==> flow/design.v <==
module pow_5_pipe
(
    input             clock,
    input      [17:0] n,
    output reg [17:0] n_pow_5
);
    reg [17:0] n_1, n_2, n_3;
    reg [17:0] n_pow_2, n_pow_3, n_pow_4;
    always @(posedge clock)
    begin
        n_1 <= n;
        n_2 <= n_1;
        n_3 <= n_2;
        n_pow_2 <= n * n;
        n_pow_3 <= n_pow_2 * n_1;
        n_pow_4 <= n_pow_3 * n_2;
        n_pow_5 <= n_pow_4 * n_3;
    end
endmodule
---- From RTL to reports: pow_5_pipe ----
The steps from the RTL of pow_5_pipe to its reports follow in flow order.
Lines are those of the file above, counted from 1.
Operators: Yosys type, input widths -> output width; for muxes data width and select width s.
Cell names lack the library's common part.
A cell with n/a has no value.
design
  top module .............................. pow_5_pipe
  clock input ............................. clock
  cell library ............................ sky130hd
  corner .................................. tt_025C_1v80

---- Word-level counts ----
Yosys after proc, flatten, opt, wreduce and memory -nomap, before mapping. Enables and synchronous resets that opt folds into registers are not counted as muxes. Memory bits, and registers merged into a memory's read port (data or address), are not among the register bits. Print and check cells are not counted. Equal cells are merged and count once.
bit counts
  register bits after elaboration ......... 126
  bits of input ports ..................... 19
  cells after elaboration ................. 11
operators by class
  $mul .................................... 4
operator list
  kind            count
  $mul 18x18->18  4

---- Logic depth ----
Depth = most cells in a row (Yosys ltp): at word level without a register or memory, in the mapped netlist without a sequential cell, where the memories' decode and read muxes count.
depth
  depth after elaboration ................. 1
  ABC_AREA ................................ 0
  gate-level depth with buffers ........... 22

---- Synthesis result ----
Source: synth_stat.txt of the flow (Yosys; design flattened, memories mapped). It holds for the ABC_AREA given above (unset counts as 0); a run with the other value may have another netlist.
synthesis totals
  cells in the netlist .................... 2316
  mapped area ............................. 21147.8 sq um
  sequential part of the area ............. 2442.3 sq um
  mapped flip-flops ....................... 122
cells by type
  cell type  count  area in all (sq um)
  fa_1       412    8247.91
  ha_1       218    2.73E+03
  dfxtp_1    122    2.44E+03
  inv_1      623    2.34E+03
  and2_1     284    1.78E+03
  xnor2_1    125    1094.8
  nand2_1    286    1073.53
  xor2_1     31     271.51
  clkbuf_1   59     221.462
  a21oi_1    28     140.134
  a21o_1     17     127.622
  nor2_1     22     82.579
  o21a_1     11     82.579
  nor2b_1    9      56.304
  o21ai_0    10     50.048
  o21ai_1    10     50.048
  nand2b_1   5      31.28
  o21bai_1   4      30.029
Other cell types: 23; their cells: 40.

---- Worst setup path after synthesis ----
Source: OpenSTA report_checks on the synthesized netlist (no wires, ideal clock, input and output delay 20% of the period each), path of least setup slack; recovery checks are left aside. Register names are those of the netlist, which keeps one name where synthesis merged equal registers.
timing post-synthesis
  path kind ............................... input-to-reg
  start point ............................. input n[3]
  end point ............................... register n_pow_2[16]
  period .................................. 6.4 ns
  library setup time ...................... 0.070 ns
  time at the first pin ................... 1.280 ns
  data arrival time ....................... 5.883 ns
  setup slack ............................. 0.447 ns
  delay of the path ....................... 4.673 ns
  driving pins on the path ................ 18
  buffers on the path ..................... 1
  synthesis period reached ................ 5.953 ns
"delay of the path" = arrival - input delay + setup time.
"driving pins on the path" counts driving pins, that of a launching flip-flop among them; a cell with two outputs on the path counts twice.
"synthesis period reached" = period - worst setup slack (recovery checks aside). The figure is calculated, with input and output delays left at 20% of the set period.
Between the ends stands the longest chain of elaborated cells between them, by number of cells; it is not shown to be the way that was timed. Of several equally long chains one is given.
A line is the first line of the expression or statement that the cell stems from. Yosys adds cells for indexed reads and writes and turns some case tables into memories.
on the way, post-synthesis
  cell sequence ........................... clkbuf_1 -> and2_1 -> inv_1 -> fa_1 -> fa_1 -> inv_1 -> fa_1 -> fa_1 -> fa_1 -> inv_1 -> fa_1 -> inv_1 -> ha_1 -> or3_1 -> o21ai_0 -> a21oi_1 -> a41oi_1 -> a21boi_1
  length of the longest elaborated chain .. 1
  elaborated cells on any way between the ends .. 1
  classes of those cells .................. mul: 1
RTL lines, path post-synthesis
  what             line  RTL
  start, declared  4     input      [17:0] n,
  $mul 18x18->18   14    n_pow_2 <= n * n;
  end, assigned    14
  end, declared    8     reg [17:0] n_pow_2, n_pow_3, n_pow_4;

---- Worst path after layout ----
From the final timing report of flow run 1: the path of least setup slack in the routed layout; clock arrival at registers is part of the times.
timing after layout
  path kind ............................... input-to-reg
  start point ............................. input n[3]
  end point ............................... register n_pow_2[16]
  period .................................. 6.37 ns
  library setup time ...................... 0.11 ns
  time at the first pin ................... 1.27 ns
  data arrival time ....................... 5.88 ns
  setup slack ............................. 0.82 ns
  driving pins on the path ................ 19
  buffers on the path ..................... 1
Between the ends stands the longest chain of elaborated cells between them, by number of cells; it is not shown to be the way that was timed. Of several equally long chains one is given.
on the way, after layout
  cell sequence ........................... buf_12 -> and2_4 -> fa_1 -> inv_2 -> fa_2 -> fa_1 -> fa_1 -> inv_2 -> fa_1 -> inv_1 -> fa_1 -> inv_2 -> ha_4 -> or3_4 -> o21ai_2 -> nor2_1 -> a21oi_1 -> a41oi_1 -> a21boi_2
  length of the longest elaborated chain .. 1
  elaborated cells on any way between the ends .. 1
  classes of those cells .................. mul: 1
RTL lines, path after layout
  what             line  RTL
  start, declared  4     input      [17:0] n,
  $mul 18x18->18   14    n_pow_2 <= n * n;
  end, assigned    14
  end, declared    8     reg [17:0] n_pow_2, n_pow_3, n_pow_4;

==> results <==
Measured results for pow_5_pipe: 4 stored runs of the Yosys and OpenROAD flow on sky130hd. The settings differ; the order carries no meaning. The constraints put input and output delay at 20% of the set period each and load the outputs with 0.01 pF.
"achieved clock period (ns)" is the run's clock period less its worst setup slack. It is reckoned from that one timing run; input and output delays stay at 20% of the period that was set.
"worst setup path time (ns)" is the time allowed to the run's worst setup path (the clock period less input and output delay, where it has them) less its slack. Clock arrival times count: a late capture clock shortens it, a late launch clock lengthens it.

Flow files of flow run 1
==> flow/run.sh <==
#!/bin/bash
# the make line also repeats the synthesis and layout settings of config.mk as NAME=value (left out here)
make -C /OpenROAD-flow-scripts/flow DESIGN_CONFIG=/design/flow/config.mk WORK_HOME=/design/flow/orfs CLKGATE_MAP_FILE= finish
==> flow/config.mk <==
export PLATFORM = sky130hd
export DESIGN_NAME = pow_5_pipe
export DESIGN_NICKNAME = pow_5_pipe
export VERILOG_FILES = /design/flow/design.v
export SDC_FILE = /design/flow/constraint.sdc
export NUM_CORES = 4
export LEC_CHECK = 0
export CAP_MARGIN = 0
export CELL_PAD_IN_SITES_GLOBAL_PLACEMENT = 0
export CORE_MARGIN = 2
export CORE_UTILIZATION = 24
export GPL_ROUTABILITY_DRIVEN = 0
export HOLD_SLACK_MARGIN = 0.29
export MIN_ROUTING_LAYER = met2
export PLACE_DENSITY = 0.72
export SETUP_SLACK_MARGIN = 0.74
export SLEW_MARGIN = 20
==> flow/constraint.sdc <==
create_clock -name core_clock -period 6.37 [get_ports {clock}]
set_input_delay 1.2740 -clock core_clock [delete_from_list [all_inputs] [get_ports {clock}]]
set_output_delay 1.2740 -clock core_clock [all_outputs]
set_load 0.01 [all_outputs]

report of flow run 1
yosys chip area after synthesis (um^2): 21147.8
finish__design__die__area: 90504.7
finish__design__instance__area__stdcell: 23921.7
finish__design__instance__utilization: 0.2749
finish__timing__setup__ws: 0.823
finish__timing__setup__tns: 0.000
finish__timing__hold__ws: 0.420
achieved clock period (ns): 5.547
worst setup path time (ns): 4.27
worst setup path kind: input-to-reg

Flow files of flow run 2
==> flow/run.sh <==
#!/bin/bash
# the make line also repeats the synthesis and layout settings of config.mk as NAME=value (left out here)
make -C /OpenROAD-flow-scripts/flow DESIGN_CONFIG=/design/flow/config.mk WORK_HOME=/design/flow/orfs CLKGATE_MAP_FILE= finish
==> flow/config.mk <==
export PLATFORM = sky130hd
export DESIGN_NAME = pow_5_pipe
export DESIGN_NICKNAME = pow_5_pipe
export VERILOG_FILES = /design/flow/design.v
export SDC_FILE = /design/flow/constraint.sdc
export NUM_CORES = 4
export LEC_CHECK = 0
export ABC_AREA = 0
export CAP_MARGIN = 30
export CORE_MARGIN = 2
export CORE_UTILIZATION = 58
export PLACE_DENSITY = 0.68
export SETUP_SLACK_MARGIN = 0.19
export SLEW_MARGIN = 0
==> flow/constraint.sdc <==
create_clock -name core_clock -period 4.34 [get_ports {clock}]
set_input_delay 0.8680 -clock core_clock [delete_from_list [all_inputs] [get_ports {clock}]]
set_output_delay 0.8680 -clock core_clock [all_outputs]
set_load 0.01 [all_outputs]

report of flow run 2
yosys chip area after synthesis (um^2): 21147.8
finish__design__die__area: 38005.5
finish__design__instance__area__stdcell: 27622.7
finish__design__instance__utilization: 0.7728
finish__timing__setup__ws: -0.695
finish__timing__setup__tns: -12.567
finish__timing__hold__ws: 0.361
achieved clock period (ns): 5.035
worst setup path time (ns): 4.17
worst setup path kind: input-to-reg

Flow files of flow run 3
==> flow/run.sh <==
#!/bin/bash
# the make line also repeats the synthesis and layout settings of config.mk as NAME=value (left out here)
make -C /OpenROAD-flow-scripts/flow DESIGN_CONFIG=/design/flow/config.mk WORK_HOME=/design/flow/orfs CLKGATE_MAP_FILE= finish
==> flow/config.mk <==
export PLATFORM = sky130hd
export DESIGN_NAME = pow_5_pipe
export DESIGN_NICKNAME = pow_5_pipe
export VERILOG_FILES = /design/flow/design.v
export SDC_FILE = /design/flow/constraint.sdc
export NUM_CORES = 4
export LEC_CHECK = 0
export CAP_MARGIN = 20
export CORE_MARGIN = 2
export CORE_UTILIZATION = 40
export SLEW_MARGIN = 20
==> flow/constraint.sdc <==
create_clock -name core_clock -period 6.23 [get_ports {clock}]
set_input_delay 1.2460 -clock core_clock [delete_from_list [all_inputs] [get_ports {clock}]]
set_output_delay 1.2460 -clock core_clock [all_outputs]
set_load 0.01 [all_outputs]

report of flow run 3
yosys chip area after synthesis (um^2): 21147.8
finish__design__die__area: 54725.6
finish__design__instance__area__stdcell: 23171.0
finish__design__instance__utilization: 0.4418
finish__timing__setup__ws: 0.264
finish__timing__setup__tns: 0.000
finish__timing__hold__ws: 0.349
achieved clock period (ns): 5.966
worst setup path time (ns): 4.72
worst setup path kind: input-to-reg

Flow files of flow run 4
==> flow/run.sh <==
#!/bin/bash
# the make line also repeats the synthesis and layout settings of config.mk as NAME=value (left out here)
make -C /OpenROAD-flow-scripts/flow DESIGN_CONFIG=/design/flow/config.mk WORK_HOME=/design/flow/orfs CLKGATE_MAP_FILE= finish
==> flow/config.mk <==
export PLATFORM = sky130hd
export DESIGN_NAME = pow_5_pipe
export DESIGN_NICKNAME = pow_5_pipe
export VERILOG_FILES = /design/flow/design.v
export SDC_FILE = /design/flow/constraint.sdc
export NUM_CORES = 4
export LEC_CHECK = 0
export CAP_MARGIN = 20
export CELL_PAD_IN_SITES_GLOBAL_PLACEMENT = 3
export CORE_ASPECT_RATIO = 1.93
export CORE_MARGIN = 2
export CORE_UTILIZATION = 40
export CTS_CLUSTER_SIZE = 77
export GPL_ROUTABILITY_DRIVEN = 0
export GPL_TIMING_DRIVEN = 0
export PLACE_DENSITY_LB_ADDON = 0.09
export SETUP_SLACK_MARGIN = 0.51
export SLEW_MARGIN = 25
==> flow/constraint.sdc <==
create_clock -name core_clock -period 5.56 [get_ports {clock}]
set_input_delay 1.1120 -clock core_clock [delete_from_list [all_inputs] [get_ports {clock}]]
set_output_delay 1.1120 -clock core_clock [all_outputs]
set_load 0.01 [all_outputs]

report of flow run 4
yosys chip area after synthesis (um^2): 21147.8
finish__design__die__area: 54824.6
finish__design__instance__area__stdcell: 25141.6
finish__design__instance__utilization: 0.4784
finish__timing__setup__ws: 0.199
finish__timing__setup__tns: 0.000
finish__timing__hold__ws: 0.366
achieved clock period (ns): 5.361
worst setup path time (ns): 4.25
worst setup path kind: input-to-reg
